==> flow/design.v <==
module instruction_fetch (
  input clk,
  input rstn,
  input suspend_cpu,
  input       pc_take_branch,    
  input [7:0] pc_branch_target,  
  output [7:0] pc_instruction_address
);
reg [7:0] pc;
always @(posedge clk or negedge rstn) begin
  if (rstn == 1'b0) begin
    pc <= 8'd0;
  end else if (pc_take_branch == 1'b1) begin
    pc <= pc_branch_target;
  end else if (suspend_cpu == 1'b0) begin
    pc <= pc + 8'd1;
  end
end
assign pc_instruction_address = pc;
endmodule
module instruction_decode (
  input clk,
  input rstn,
  input suspend_cpu,
  input [20:0] instruction,
  input [15:0] wb_regfile_writeback,  
  input  [3:0] wb_rd_id,              
  input        wb_reg_write,          
  output reg [4:0] opcode,
  output reg alu_src,
  output reg mem_branch,
  output reg mem_write,
  output reg mem_read,
  output reg reg_write,
  output reg mem_to_reg,
  output reg sema_read,
  output reg sema_write,
  output reg  [3:0] rd_id,
  output reg [15:0] rs1,
  output reg [15:0] rs2,
  output reg [15:0] imm
);
localparam ADD = 5'd0;
localparam SUB = 5'd1;
localparam MUL = 5'd2;
localparam DIV = 5'd3;
localparam AND = 5'd4;
localparam OR = 5'd5;
localparam XOR = 5'd6;
localparam NOT = 5'd7;
localparam ADDI = 5'd8;
localparam SUBI = 5'd9;
localparam MULI = 5'd10;
localparam DIVI = 5'd11;
localparam ANDI = 5'd12;
localparam ORI = 5'd13;
localparam XORI = 5'd14;
localparam SHL = 5'd15;
localparam SHR = 5'd16;
localparam SHLI = 5'd17;
localparam SHRI = 5'd18;
localparam BEQ = 5'd19;
localparam BNE = 5'd20;
localparam BGT = 5'd21;
localparam BLT = 5'd22;
localparam CEQ = 5'd23;
localparam CNE = 5'd24;
localparam CGT = 5'd25;
localparam CLT = 5'd26;
localparam LD = 5'd27;
localparam ST = 5'd28;
localparam SEMA_RD = 5'd29;
localparam SEMA_WR = 5'd30;
localparam JALR = 5'd31;
wire [4:0] op_i;
wire [3:0] rs1_id;
wire [3:0] rs2_id;
wire [7:0] i_imm;
wire [7:0] b_imm;
reg [15:0] regfile [1:15];
assign op_i   = instruction[4:0];
assign i_imm  = instruction[20:13];
assign b_imm  = {instruction[20:17], instruction[8:5]};
assign rs1_id = instruction[12:9];
assign rs2_id = instruction[16:13];
wire [15:0] rs1_val = (rs1_id == 4'd0) ? 16'd0 : regfile[rs1_id];
wire [15:0] rs2_val = (rs2_id == 4'd0) ? 16'd0 : regfile[rs2_id];
always @(posedge clk or negedge rstn) begin
  if (rstn == 1'b0) begin
    opcode <= 5'd0;
    alu_src <= 1'b0;
    mem_branch <= 1'b0;
    mem_write <= 1'b0;
    mem_read <= 1'b0;
    reg_write <= 1'b0;
    mem_to_reg <= 1'b0;
    sema_read <= 1'b0;
    sema_write <= 1'b0;
    rd_id <= 4'd0;
    rs1 <= 16'd0;
    rs2 <= 16'd0;
    imm <= 16'd0;
  end else if (suspend_cpu == 1'b0) begin
    opcode <= op_i;
    rd_id <= instruction[8:5];
    rs1 <= rs1_val;
    rs2 <= rs2_val;
    alu_src <= 1'b0;
    mem_branch <= 1'b0;
    mem_write <= 1'b0;
    mem_read <= 1'b0;
    reg_write <= 1'b0;
    mem_to_reg <= 1'b0;
    sema_read <= 1'b0;
    sema_write <= 1'b0;
    imm <= 16'd0;
    case (op_i)
      ADD, SUB, MUL, DIV, AND, OR, XOR, NOT, SHL, SHR: begin
        reg_write <= 1'b1;
      end
      ADDI, SUBI, MULI, DIVI, ANDI, ORI, XORI, SHLI, SHRI: begin
        alu_src <= 1'b1;
        reg_write <= 1'b1;
        imm <= {8'd0, i_imm};
      end
      BEQ, BNE, BGT, BLT: begin
        mem_branch <= 1'b1;
        imm <= {8'd0, b_imm};
      end
      CEQ, CNE, CGT, CLT: begin
        sema_write <= 1'b1;
      end
      LD: begin
        mem_read <= 1'b1;
        reg_write <= 1'b1;
        mem_to_reg <= 1'b1;
        imm <= {8'd0, i_imm};
      end
      ST: begin
        mem_write <= 1'b1;
        imm <= {8'd0, i_imm};
      end
      SEMA_RD: begin
        reg_write <= 1'b1;
        mem_to_reg <= 1'b1;
        sema_read <= 1'b1;
      end
      SEMA_WR: begin
        sema_write <= 1'b1;
      end
      JALR: begin
        mem_branch <= 1'b1;
        reg_write <= 1'b1;
      end
      default: begin
      end
    endcase
  end
end
integer i_reg;
always @(posedge clk or negedge rstn) begin
  if (rstn == 1'b0) begin
    for (i_reg = 1; i_reg < 16; i_reg = i_reg + 1) begin
      regfile[i_reg] <= 16'd0;
    end
  end else if ((wb_reg_write == 1'b1) && (wb_rd_id != 4'd0)) begin
    regfile[wb_rd_id] <= wb_regfile_writeback;
  end
end
endmodule
module instruction_execute (
  input  clk,
  input  rstn,
  input  suspend_cpu,
  output phase_done,
  input [4:0] id_opcode,
  input [7:0] id_pc,       
  input id_alu_src,
  input id_mem_branch,
  input id_mem_write,
  input id_mem_read,
  input id_reg_write,
  input id_mem_to_reg,
  input id_sema_read,
  input id_sema_write,
  input [3:0]  id_rd_id,
  input [15:0] id_rs1,
  input [15:0] id_rs2,
  input [15:0] id_imm,
  output reg [15:0] alu_result,
  output reg  [7:0] branch_target_address,
  output reg        branch_taken,
  output reg  [3:0] ex_rd_id,
  output reg        ex_mem_branch,
  output reg        ex_mem_write,
  output reg        ex_mem_read,
  output reg        ex_reg_write,
  output reg        ex_mem_to_reg,
  output reg        ex_sema_read,
  output reg        ex_sema_write,
  output reg  [7:0] ex_mem_addr,
  output reg [15:0] ex_mem_write_data
);
localparam ADD = 5'd0;
localparam SUB = 5'd1;
localparam MUL = 5'd2;
localparam DIV = 5'd3;
localparam AND = 5'd4;
localparam OR = 5'd5;
localparam XOR = 5'd6;
localparam NOT = 5'd7;
localparam ADDI = 5'd8;
localparam SUBI = 5'd9;
localparam MULI = 5'd10;
localparam DIVI = 5'd11;
localparam ANDI = 5'd12;
localparam ORI = 5'd13;
localparam XORI = 5'd14;
localparam SHL = 5'd15;
localparam SHR = 5'd16;
localparam SHLI = 5'd17;
localparam SHRI = 5'd18;
localparam BEQ = 5'd19;
localparam BNE = 5'd20;
localparam BGT = 5'd21;
localparam BLT = 5'd22;
localparam CEQ = 5'd23;
localparam CNE = 5'd24;
localparam CGT = 5'd25;
localparam CLT = 5'd26;
localparam JALR = 5'd31;
wire [15:0] alu_in1;
wire [15:0] alu_in2;
reg  [15:0] alu_single_cycle_out;
reg         cond;
wire is_multi_cycle = (id_opcode == MUL) || (id_opcode == MULI) ||
                      (id_opcode == DIV) || (id_opcode == DIVI);
wire is_div = (id_opcode == DIV) || (id_opcode == DIVI);
assign alu_in1 = id_rs1;
assign alu_in2 = (id_alu_src == 1'b1) ? id_imm : id_rs2;
always @(*) begin
  case (id_opcode)
    ADD, ADDI: alu_single_cycle_out = alu_in1 + alu_in2;
    SUB, SUBI: alu_single_cycle_out = alu_in1 - alu_in2;
    AND, ANDI: alu_single_cycle_out = alu_in1 & alu_in2;
    OR, ORI:   alu_single_cycle_out = alu_in1 | alu_in2;
    XOR, XORI: alu_single_cycle_out = alu_in1 ^ alu_in2;
    NOT:       alu_single_cycle_out = ~alu_in1;
    SHL, SHLI: alu_single_cycle_out = alu_in1 << alu_in2[3:0];
    SHR, SHRI: alu_single_cycle_out = alu_in1 >> alu_in2[3:0];
    JALR:      alu_single_cycle_out = {8'd0, id_pc};
    default:   alu_single_cycle_out = 16'b0;
  endcase
end
always @(*) begin
  case (id_opcode)
    BEQ, CEQ: cond = (alu_in1 == alu_in2);
    BNE, CNE: cond = (alu_in1 != alu_in2);
    BGT, CGT: cond = (alu_in1 > alu_in2);
    BLT, CLT: cond = (alu_in1 < alu_in2);
    JALR:     cond = 1'b1;
    default:  cond = 1'b0;
  endcase
end
reg [15:0] mul_acc;
reg [16:0] div_temp;
reg [15:0] dividend;
reg [15:0] divisor;
reg [15:0] multiplicand;
reg  [4:0] cycle_count;
wire [16:0] div_shift = {div_temp[15:0], dividend[15]};
wire [16:0] div_diff  = div_shift - {1'b0, divisor};
always @(posedge clk or negedge rstn) begin
  if (rstn == 1'b0) begin
    mul_acc <= 16'd0;
    div_temp <= 17'd0;
    dividend <= 16'd0;
    divisor <= 16'd0;
    multiplicand <= 16'd0;
    cycle_count <= 5'd0;
  end else if ((suspend_cpu == 1'b0) && is_multi_cycle) begin
    if (cycle_count == 5'd0) begin
      mul_acc <= 16'd0;
      div_temp <= 17'd0;
      multiplicand <= alu_in1;
      dividend <= is_div ? alu_in1 : alu_in2;
      divisor <= alu_in2;
      cycle_count <= 5'd1;
    end else if (cycle_count <= 5'd16) begin
      if (is_div) begin
        if (div_diff[16] == 1'b0) begin
          div_temp <= div_diff;
          dividend <= {dividend[14:0], 1'b1};
        end else begin
          div_temp <= div_shift;
          dividend <= {dividend[14:0], 1'b0};
        end
      end else begin
        if (dividend[0]) begin
          mul_acc <= mul_acc + multiplicand;
        end
        multiplicand <= multiplicand << 1;
        dividend <= dividend >> 1;
      end
      cycle_count <= cycle_count + 5'd1;
    end
  end else begin
    cycle_count <= 5'd0;
  end
end
assign phase_done = is_multi_cycle ? (cycle_count == 5'd17) : 1'b1;
always @(posedge clk or negedge rstn) begin
  if (rstn == 1'b0) begin
    alu_result    <= 16'd0;
    branch_target_address <= 8'd0;
    branch_taken  <= 1'b0;
    ex_rd_id      <= 4'b0;
    ex_mem_branch <= 1'b0;
    ex_mem_write  <= 1'b0;
    ex_mem_read   <= 1'b0;
    ex_reg_write  <= 1'b0;
    ex_mem_to_reg <= 1'b0;
    ex_sema_read  <= 1'b0;
    ex_sema_write <= 1'b0;
    ex_mem_addr   <= 8'd0;
    ex_mem_write_data <= 16'd0;
  end else if ((suspend_cpu == 1'b0) && phase_done) begin
    alu_result    <= is_multi_cycle ? (is_div ? dividend : mul_acc) : alu_single_cycle_out;
    branch_target_address <= (id_opcode == JALR) ? alu_in1[7:0] : id_imm[7:0];
    branch_taken  <= cond;
    ex_rd_id      <= id_rd_id;
    ex_mem_branch <= id_mem_branch;
    ex_mem_write  <= id_mem_write;
    ex_mem_read   <= id_mem_read;
    ex_reg_write  <= id_reg_write;
    ex_mem_to_reg <= id_mem_to_reg;
    ex_sema_read  <= id_sema_read;
    ex_sema_write <= id_sema_write;
    ex_mem_addr   <= id_imm[7:0];
    ex_mem_write_data <= (id_opcode == CEQ || id_opcode == CNE ||
                          id_opcode == CGT || id_opcode == CLT) ? {15'd0, cond} : id_rs1;
  end
end
endmodule
module memory_access (
  input clk,
  input rstn,
  input suspend_cpu,
  output phase_done,
  input sema_valid,
  input sema_data_in,
  input sema_is_empty,
  output sema_ready,
  output sema_write,
  output sema_data_out,
  input [15:0] ex_alu_result,
  input  [7:0] ex_branch_target_address,
  input        ex_branch_taken,
  input  [3:0] ex_rd_id,
  input        ex_mem_branch,
  input        ex_mem_write,
  input        ex_mem_read,
  input        ex_reg_write,
  input        ex_mem_to_reg,
  input        ex_sema_read,
  input        ex_sema_write,
  input  [7:0] ex_mem_addr,
  input [15:0] ex_mem_write_data,
  input [15:0] data_memory_read_data,
  output  [7:0] data_memory_address,
  output        data_memory_write_en,
  output [15:0] data_memory_write_data,
  output reg [15:0] mem_alu_result,
  output reg  [3:0] mem_rd_id,
  output reg        mem_reg_write,
  output            mem_take_branch,
  output      [7:0] mem_branch_target_address
);
assign data_memory_address = ex_mem_addr;
assign data_memory_write_en = ex_mem_write & ~suspend_cpu;
assign data_memory_write_data = ex_mem_write_data;
assign mem_take_branch = ex_branch_taken & ex_mem_branch & ~suspend_cpu;
assign mem_branch_target_address = ex_branch_target_address;
assign sema_write    = ex_sema_write & ~suspend_cpu;
assign sema_data_out = ex_mem_write_data[0];
assign sema_ready    = ex_sema_read & ~suspend_cpu;
assign phase_done = ex_sema_write ? sema_is_empty :
                    ex_sema_read  ? sema_valid    : 1'b1;
always @(posedge clk or negedge rstn) begin
  if (rstn == 1'b0) begin
    mem_alu_result <= 16'd0;
    mem_rd_id      <= 4'd0;
    mem_reg_write  <= 1'b0;
  end else if ((suspend_cpu == 1'b0) && phase_done) begin
    if (ex_mem_to_reg == 1'b1) begin
      mem_alu_result <= ex_sema_read ? {15'd0, sema_data_in} : data_memory_read_data;
    end else begin
      mem_alu_result <= ex_alu_result;
    end
    mem_rd_id      <= ex_rd_id;
    mem_reg_write  <= ex_reg_write;
  end
end
endmodule
module register_writeback (
  input suspend_cpu,
  input [15:0] mem_alu_result,
  input  [3:0] mem_rd_id,
  input        mem_reg_write,
  output [15:0] wb_regfile_writeback,
  output  [3:0] wb_rd_id,
  output        wb_reg_write
);
assign wb_reg_write = mem_reg_write & ~suspend_cpu;
assign wb_rd_id = mem_rd_id;
assign wb_regfile_writeback = mem_alu_result;
endmodule
module byte_unit_top (
  input clk,
  input rstn,
  output  [7:0] imem_addr,
  input  [20:0] imem_data,
  output  [7:0] dmem_addr,
  output        dmem_we,
  output [15:0] dmem_wdata,
  input  [15:0] dmem_rdata,
  input  sema_valid_i,  
  input  sema_data_i,   
  output sema_ready_o,  
  input  sema_is_empty_i,  
  output sema_write_o,     
  output sema_data_o,      
  output halted
);
wire [7:0]  if_instruction_address_o;
reg  [20:0] if_instruction;
wire [4:0]  id_opcode_o;
wire        id_alu_src_o;
wire        id_mem_branch_o;
wire        id_mem_write_o;
wire        id_mem_read_o;
wire        id_reg_write_o;
wire        id_mem_to_reg_o;
wire        id_sema_read_o;
wire        id_sema_write_o;
wire [3:0]  id_rd_id_o;
wire [15:0] id_rs1_o;
wire [15:0] id_rs2_o;
wire [15:0] id_imm_o;
wire        ex_phase_done_o;
wire [15:0] ex_alu_result_o;
wire  [7:0] ex_branch_target_address_o;
wire        ex_branch_taken_o;
wire  [3:0] ex_rd_id_o;
wire        ex_mem_branch_o;
wire        ex_mem_write_o;
wire        ex_mem_read_o;
wire        ex_reg_write_o;
wire        ex_mem_to_reg_o;
wire        ex_sema_read_o;
wire        ex_sema_write_o;
wire  [7:0] ex_mem_addr_o;
wire [15:0] ex_mem_write_data_o;
wire        mem_phase_done_o;
wire [15:0] mem_alu_result_o;
wire [3:0]  mem_rd_id_o;
wire        mem_reg_write_o;
wire        mem_take_branch_o;
wire  [7:0] mem_branch_target_address_o;
wire [15:0] wb_regfile_writeback_o;
wire  [3:0] wb_rd_id_o;
wire        wb_reg_write_o;
localparam [2:0] IF = 3'd0, ID = 3'd1, EX = 3'd2, MEM = 3'd3, WB = 3'd4, HALT = 3'd5;
reg [2:0] cpu_phase;
wire if_suspend_cpu_i  = (cpu_phase != IF);
wire id_suspend_cpu_i  = (cpu_phase != ID);
wire ex_suspend_cpu_i  = (cpu_phase != EX);
wire mem_suspend_cpu_i = (cpu_phase != MEM);
wire wb_suspend_cpu_i  = (cpu_phase != WB);
always @(posedge clk or negedge rstn) begin
  if (rstn == 1'b0) begin
    cpu_phase <= IF;
  end else begin
    case (cpu_phase)
      IF:  cpu_phase <= (&imem_data) ? HALT : ID;
      ID:  cpu_phase <= EX;
      EX:  if (ex_phase_done_o) cpu_phase <= MEM;
      MEM: if (mem_phase_done_o) cpu_phase <= WB;
      WB:  cpu_phase <= IF;
      default: cpu_phase <= HALT;
    endcase
  end
end
always @(posedge clk or negedge rstn) begin
  if (rstn == 1'b0) begin
    if_instruction <= {{16{1'b0}}, 5'b01111};  
  end else if (if_suspend_cpu_i == 1'b0) begin
    if_instruction <= imem_data;
  end
end
assign imem_addr = if_instruction_address_o;
assign halted = (cpu_phase == HALT);
instruction_fetch instruction_fetch_inst (
  .clk (clk),
  .rstn (rstn),
  .suspend_cpu (if_suspend_cpu_i),
  .pc_take_branch (mem_take_branch_o),
  .pc_branch_target (mem_branch_target_address_o),
  .pc_instruction_address (if_instruction_address_o)
);
instruction_decode instruction_decode_inst (
  .clk (clk),
  .rstn (rstn),
  .suspend_cpu (id_suspend_cpu_i),
  .instruction (if_instruction),
  .wb_regfile_writeback (wb_regfile_writeback_o),
  .wb_reg_write (wb_reg_write_o),
  .wb_rd_id (wb_rd_id_o),
  .opcode (id_opcode_o),
  .alu_src (id_alu_src_o),
  .mem_branch (id_mem_branch_o),
  .mem_write (id_mem_write_o),
  .mem_read (id_mem_read_o),
  .reg_write (id_reg_write_o),
  .mem_to_reg (id_mem_to_reg_o),
  .sema_read (id_sema_read_o),
  .sema_write (id_sema_write_o),
  .rd_id (id_rd_id_o),
  .rs1 (id_rs1_o),
  .rs2 (id_rs2_o),
  .imm (id_imm_o)
);
instruction_execute instruction_execute_inst (
  .clk (clk),
  .rstn (rstn),
  .suspend_cpu (ex_suspend_cpu_i),
  .phase_done (ex_phase_done_o),
  .id_opcode (id_opcode_o),
  .id_pc (if_instruction_address_o),
  .id_alu_src (id_alu_src_o),
  .id_mem_branch (id_mem_branch_o),
  .id_mem_write (id_mem_write_o),
  .id_mem_read (id_mem_read_o),
  .id_reg_write (id_reg_write_o),
  .id_mem_to_reg (id_mem_to_reg_o),
  .id_sema_read (id_sema_read_o),
  .id_sema_write (id_sema_write_o),
  .id_rd_id (id_rd_id_o),
  .id_rs1 (id_rs1_o),
  .id_rs2 (id_rs2_o),
  .id_imm (id_imm_o),
  .alu_result (ex_alu_result_o),
  .branch_target_address (ex_branch_target_address_o),
  .branch_taken (ex_branch_taken_o),
  .ex_rd_id (ex_rd_id_o),
  .ex_mem_branch (ex_mem_branch_o),
  .ex_mem_write (ex_mem_write_o),
  .ex_mem_read (ex_mem_read_o),
  .ex_reg_write (ex_reg_write_o),
  .ex_mem_to_reg (ex_mem_to_reg_o),
  .ex_sema_read (ex_sema_read_o),
  .ex_sema_write (ex_sema_write_o),
  .ex_mem_addr (ex_mem_addr_o),
  .ex_mem_write_data (ex_mem_write_data_o)
);
memory_access memory_access_inst (
  .clk (clk),
  .rstn (rstn),
  .suspend_cpu (mem_suspend_cpu_i),
  .phase_done (mem_phase_done_o),
  .sema_valid (sema_valid_i),
  .sema_data_in (sema_data_i),
  .sema_is_empty (sema_is_empty_i),
  .sema_ready (sema_ready_o),
  .sema_write (sema_write_o),
  .sema_data_out (sema_data_o),
  .ex_alu_result (ex_alu_result_o),
  .ex_branch_target_address (ex_branch_target_address_o),
  .ex_branch_taken (ex_branch_taken_o),
  .ex_rd_id (ex_rd_id_o),
  .ex_mem_branch (ex_mem_branch_o),
  .ex_mem_write (ex_mem_write_o),
  .ex_mem_read (ex_mem_read_o),
  .ex_reg_write (ex_reg_write_o),
  .ex_mem_to_reg (ex_mem_to_reg_o),
  .ex_sema_read (ex_sema_read_o),
  .ex_sema_write (ex_sema_write_o),
  .ex_mem_addr (ex_mem_addr_o),
  .ex_mem_write_data (ex_mem_write_data_o),
  .data_memory_read_data (dmem_rdata),
  .data_memory_address (dmem_addr),
  .data_memory_write_en (dmem_we),
  .data_memory_write_data (dmem_wdata),
  .mem_alu_result (mem_alu_result_o),
  .mem_rd_id (mem_rd_id_o),
  .mem_reg_write (mem_reg_write_o),
  .mem_take_branch (mem_take_branch_o),
  .mem_branch_target_address (mem_branch_target_address_o)
);
register_writeback register_writeback_inst (
  .suspend_cpu (wb_suspend_cpu_i),
  .mem_alu_result (mem_alu_result_o),
  .mem_rd_id (mem_rd_id_o),
  .mem_reg_write (mem_reg_write_o),
  .wb_regfile_writeback (wb_regfile_writeback_o),
  .wb_rd_id (wb_rd_id_o),
  .wb_reg_write (wb_reg_write_o)
);
endmodule
Reports on byte_unit_top

What the tools print for byte_unit_top, step after step.
Lines are those of the file above, counted from 1.
Library cell names are shortened.
Not given: -

Top module: byte_unit_top
Clock input: clk
Standard-cell library: sky130hd
Corner: tt_025C_1v80

Word level

Yosys after proc, flatten, opt, wreduce and memory -nomap, before mapping. Print and check cells are not counted. Equal cells are merged and count once.

Flip-flop bits (word level): 501
Output and inout bits: 37
Elaborated cells: 306

$add $sub $neg: 6
Order comparisons: 3
Equality and inequality tests: 120
Shifts and indexed selects: 2
Mux-type cells: 49
Bitwise gates (word level): 13
Reduce/logical cells: 62

Operator list:

| kind                                                                   | count |
| 16-bit case mux with 15-bit select                                     | 2 |
| 16-bit 2-to-1 mux                                                      | 23 |
| 5-bit equality test (second input constant)                            | 29 |
| 16-bit case mux with 9-bit select                                      | 1 |
| 4-bit equality test (second input constant)                            | 24 |
| 5-bit by 4-bit equality test with 1-bit output (second input constant) | 16 |
| 4-bit by 3-bit equality test with 1-bit output (second input constant) | 12 |
| 5-bit by 3-bit equality test with 1-bit output (second input constant) | 8 |
| 2-bit AND reduction                                                    | 18 |
| 16-bit adder                                                           | 2 |
| 2-bit OR reduction                                                     | 12 |
| 4-bit by 2-bit equality test with 1-bit output (second input constant) | 6 |
| 8-bit 2-to-1 mux                                                       | 3 |
| 22-bit OR reduction                                                    | 1 |
| 21-bit AND reduction                                                   | 1 |
| 5-bit by 2-bit equality test with 1-bit output (second input constant) | 4 |
| 17-bit by 16-bit subtractor with 17-bit output                         | 1 |
| 16-bit subtractor                                                      | 1 |
| 16-bit greater-than comparator                                         | 1 |
| 16-bit less-than comparator                                            | 1 |
| 16-bit equality test                                                   | 1 |
| 16-bit inequality test                                                 | 1 |
| 16-bit AND                                                             | 1 |
| 16-bit OR                                                              | 1 |
| 16-bit XOR                                                             | 1 |
| 16-bit by 4-bit left shift with 16-bit output                          | 1 |
| 16-bit by 4-bit right shift with 16-bit output                         | 1 |
| 16-bit inverter                                                        | 1 |

Not listed: further kinds 35, cells in them 81.

Depth

Depth = most cells in a row (Yosys ltp): at word level without a register or memory, in the mapped netlist without a sequential cell, where the memories' decode and read muxes count.

Word-level depth: 7
ABC_AREA: 0
Mapped depth: 13
Mapped depth without buffers: 11

Netlist

The flow's flattened synthesis, as Yosys stat reports it; memories are mapped. The netlist is that of the ABC_AREA named above (0 if unset); the other value can give another one.

Cell types:

| cell     | count | area in all (µm²) |
| dfrtp_1  | 489   | 1.22E+04 |
| mux2_2   | 266   | 3E+03 |
| nand2_1  | 359   | 1.35E+03 |
| ha_1     | 84    | 1.05E+03 |
| a22oi_1  | 112   | 840.806 |
| mux2i_1  | 73    | 730.701 |
| nor2_1   | 180   | 675.648 |
| a21oi_1  | 122   | 610.586 |
| clkbuf_1 | 150   | 563.04 |
| o21ai_0  | 105   | 525.504 |
| mux4_2   | 22    | 495.475 |
| a22o_1   | 54    | 472.954 |
| a222oi_1 | 40    | 400.384 |
| nand3_1  | 76    | 380.365 |
| o221ai_1 | 42    | 367.853 |
| a221oi_1 | 33    | 289.027 |
| inv_1    | 76    | 285.274 |
| nand4_1  | 44    | 275.264 |

Not listed: further types 80, cells in them 531.

Standard cells after synthesis: 2858
Chip area (Yosys): 28511.1 µm²
Sequential part of the area: 12341.8 µm²
Flip-flops: 493
Buffer cells: 204

By module: a second synthesis without flattening, with its own total; a netlist apart from the flattened one above.

Cells (unflattened synthesis): 3208
Area (unflattened synthesis): 30912.1 µm²

Rows give one instance, submodules left out.

By module:

| module              | times used | cells | area (µm²) | seq. area (µm²) |
| instruction_decode  | 1          | 1400  | 15899.0    | 7432.1 |
| instruction_execute | 1          | 1528  | 11982.7    | 3628.5 |
| memory_access       | 1          | 138   | 1372.6     | 525.5 |
| byte_unit_top       | 1          | 74    | 1059.8     | 605.6 |
| instruction_fetch   | 1          | 47    | 434.2      | 200.2 |
| register_writeback  | 1          | 21    | 163.9      | 0.0 |

Path before layout

Path of least setup slack by OpenSTA after synthesis, without wires, with an ideal clock, recovery checks aside; 20% of the period is set as input and as output delay. Where synthesis merged equal registers, the netlist keeps one of their names.

Path kind: register to register
Start: reg instruction_decode_inst.alu_src
End: reg instruction_execute_inst.alu_result[10]
Clock period: 5000 ps
Launch time at the first pin: 0 ps
Arrival time: 3268 ps
Required time: 4861 ps
Path slack: 1594 ps
Path delay: 3407 ps
Driving pins on the path: 13
Path buffers: 3
Synthesis period reached: 3406 ps

"path delay" = arrival - input delay + setup time.
"driving pins on the path" counts driving pins, that of a launching flip-flop among them; a cell with two outputs on the path counts twice.
"synthesis period reached" = period - worst setup slack (recovery checks aside). The figure is calculated, with input and output delays left at 20% of the set period.
The rows between start and end are the longest chain of elaborated cells between them; the timing report does not say that the signal goes this way. Where chains are equally long, one stands for them.
A line is the first line of the expression or statement that the cell stems from. Yosys adds cells for indexed reads and writes and turns some case tables into memories.
A register here has more assigning lines than the two given.

Cells stage by stage: dfrtp_1 -> buf_6 -> clkbuf_1 -> mux2i_1 -> ha_1 -> buf_2 -> or3b_1 -> and3_1 -> a2111o_1 -> nand2_1 -> mux2_2 -> a2111oi_0 -> a21oi_1
Length of the longest elaborated chain: 4

RTL lines, path post-synthesis:

| element                           | RTL line | text |
| start, declared                   | 30       | `output reg alu_src,` |
| start, assigned                   | 91       | `alu_src <= 1'b0;` |
| start, assigned                   | 108      | `alu_src <= 1'b0;` |
| 16-bit 2-to-1 mux                 | 240      | `assign alu_in2 = (id_alu_src == 1'b1) ? id_imm : id_rs2;` |
| 16-bit subtractor                 | 244      | `SUB, SUBI: alu_single_cycle_out = alu_in1 - alu_in2;` |
| 16-bit case mux with 9-bit select | 242      | `case (id_opcode)` |
| 16-bit 2-to-1 mux                 | 328      | `alu_result    <= is_multi_cycle ? (is_div ? dividend : mul_acc) : alu_single_cycle_out;` |
| end, assigned                     | 314      | `alu_result    <= 16'd0;` |
| end, assigned                     | 328      |  |
| end, declared                     | 190      | `output reg [15:0] alu_result,` |

Worst path after layout

From the final timing report of flow run 2: the path of least setup slack in the routed layout; clock arrival at registers is part of the times.
The path's times are printed in steps of 10 ps; the period is the one set.

Path kind: register to register
Start: reg instruction_decode_inst.alu_src
End: reg instruction_execute_inst.alu_result[15]
Clock period: 3180 ps
Launch time at the first pin: 650 ps
Arrival time: 3740 ps
Required time: 3690 ps
Path slack: -50 ps
Driving pins on the path: 11
Path buffers: 3

The rows between start and end are the longest chain of elaborated cells between them; the timing report does not say that the signal goes this way. Where chains are equally long, one stands for them.
A register here has more assigning lines than the two given.

Cells stage by stage: dfrtp_1 -> buf_12 -> mux2i_4 -> buf_4 -> mux2i_2 -> mux2i_1 -> mux2i_1 -> o21ai_0 -> buf_4 -> nor3_1 -> o211ai_1
Length of the longest elaborated chain: 4

RTL lines, path after layout:

| element                           | RTL line | text |
| start, declared                   | 30       | `output reg alu_src,` |
| start, assigned                   | 91       | `alu_src <= 1'b0;` |
| start, assigned                   | 108      | `alu_src <= 1'b0;` |
| 16-bit 2-to-1 mux                 | 240      | `assign alu_in2 = (id_alu_src == 1'b1) ? id_imm : id_rs2;` |
| 16-bit subtractor                 | 244      | `SUB, SUBI: alu_single_cycle_out = alu_in1 - alu_in2;` |
| 16-bit case mux with 9-bit select | 242      | `case (id_opcode)` |
| 16-bit 2-to-1 mux                 | 328      | `alu_result    <= is_multi_cycle ? (is_div ? dividend : mul_acc) : alu_single_cycle_out;` |
| end, assigned                     | 314      | `alu_result    <= 16'd0;` |
| end, assigned                     | 328      |  |
| end, declared                     | 190      | `output reg [15:0] alu_result,` |

Subject: flow runs of byte_unit_top

Hi,

4 stored runs of byte_unit_top in the flow (synthesis by Yosys, layout by OpenROAD, sky130hd cells), in arbitrary order. Constraints: input delay and output delay 20% of the set period each, output load 0.01 pF.
"period achieved" is the run's clock period less its worst setup slack. It is reckoned from that one timing run; input and output delays stay at 20% of the period that was set.
"critical path time" is the time allowed to the run's worst setup path (the clock period less input and output delay, where it has them) less its slack. Clock arrival times count: a late capture clock shortens it, a late launch clock lengthens it.
"power consumption" rests on the timing tool's default activity at the inputs, not on a simulated workload.
"critical path time" is given in steps of 10 ps.
Among the settings, n/a means not set for that run.
Results: n/a = not shown.

| name                                   | flow run 1 | flow run 2           | flow run 3           | flow run 4           |
| CELL_PAD_IN_SITES_DETAIL_PLACEMENT     | 1          | n/a                  | 1                    | 2                    |
| CELL_PAD_IN_SITES_GLOBAL_PLACEMENT     | 2          | 3                    | 1                    | 1                    |
| CORE_ASPECT_RATIO                      | 1.67       | 1.87                 | 1.86                 | 1.86                 |
| CORE_UTILIZATION                       | 70         | 24                   | 43                   | 43                   |
| SLEW_MARGIN                            | 0          | 20                   | 20                   | 20                   |
| TNS_END_PERCENT                        | 100        | 20                   | n/a                  | n/a                  |
| period_ns                              | 4.4        | 3.18                 | 3.07                 | 3.07                 |
| CAP_MARGIN                             | 20         | 40                   | 5                    | 10                   |
| CORE_MARGIN                            | 2          | 2                    | 10                   | 10                   |
| ABC_AREA                               | n/a        | 0                    | 0                    | 0                    |
| PLACE_DENSITY                          | n/a        | 0.68                 | 0.72                 | 0.72                 |
| CTS_CLUSTER_DIAMETER                   | n/a        | n/a                  | 246                  | 246                  |
| SETUP_SLACK_MARGIN                     | n/a        | n/a                  | -0.24                | -0.24                |
| CTS_CLUSTER_SIZE                       | n/a        | n/a                  | n/a                  | 59                   |
| Yosys chip area after synthesis (µm²)  | n/a        | 28511.1              | 28511.1              | 28511.1              |
| area inside the die boundary (µm²)     | n/a        | 121705.0             | 77504.2              | 77504.2              |
| standard-cell area after routing (µm²) | n/a        | 34798.4              | 33677.3              | 32387.3              |
| utilization of the finished layout (%) | n/a        | 29.4                 | 51.3                 | 49.3                 |
| worst setup slack after layout (ps)    | n/a        | -46                  | -137                 | -175                 |
| sum of negative setup slack (ps)       | n/a        | -120                 | -588                 | -1689                |
| power consumption (uW)                 | n/a        | 13127                | 13312                | 9645                 |
| period achieved (ps)                   | n/a        | 3226                 | 3207                 | 3245                 |
| critical path time (ps)                | n/a        | 3230                 | 3210                 | 3240                 |
| critical path type                     | n/a        | register to register | register to register | register to register |

Flow run 1: no results, placement failed with GPL-0301

Regards
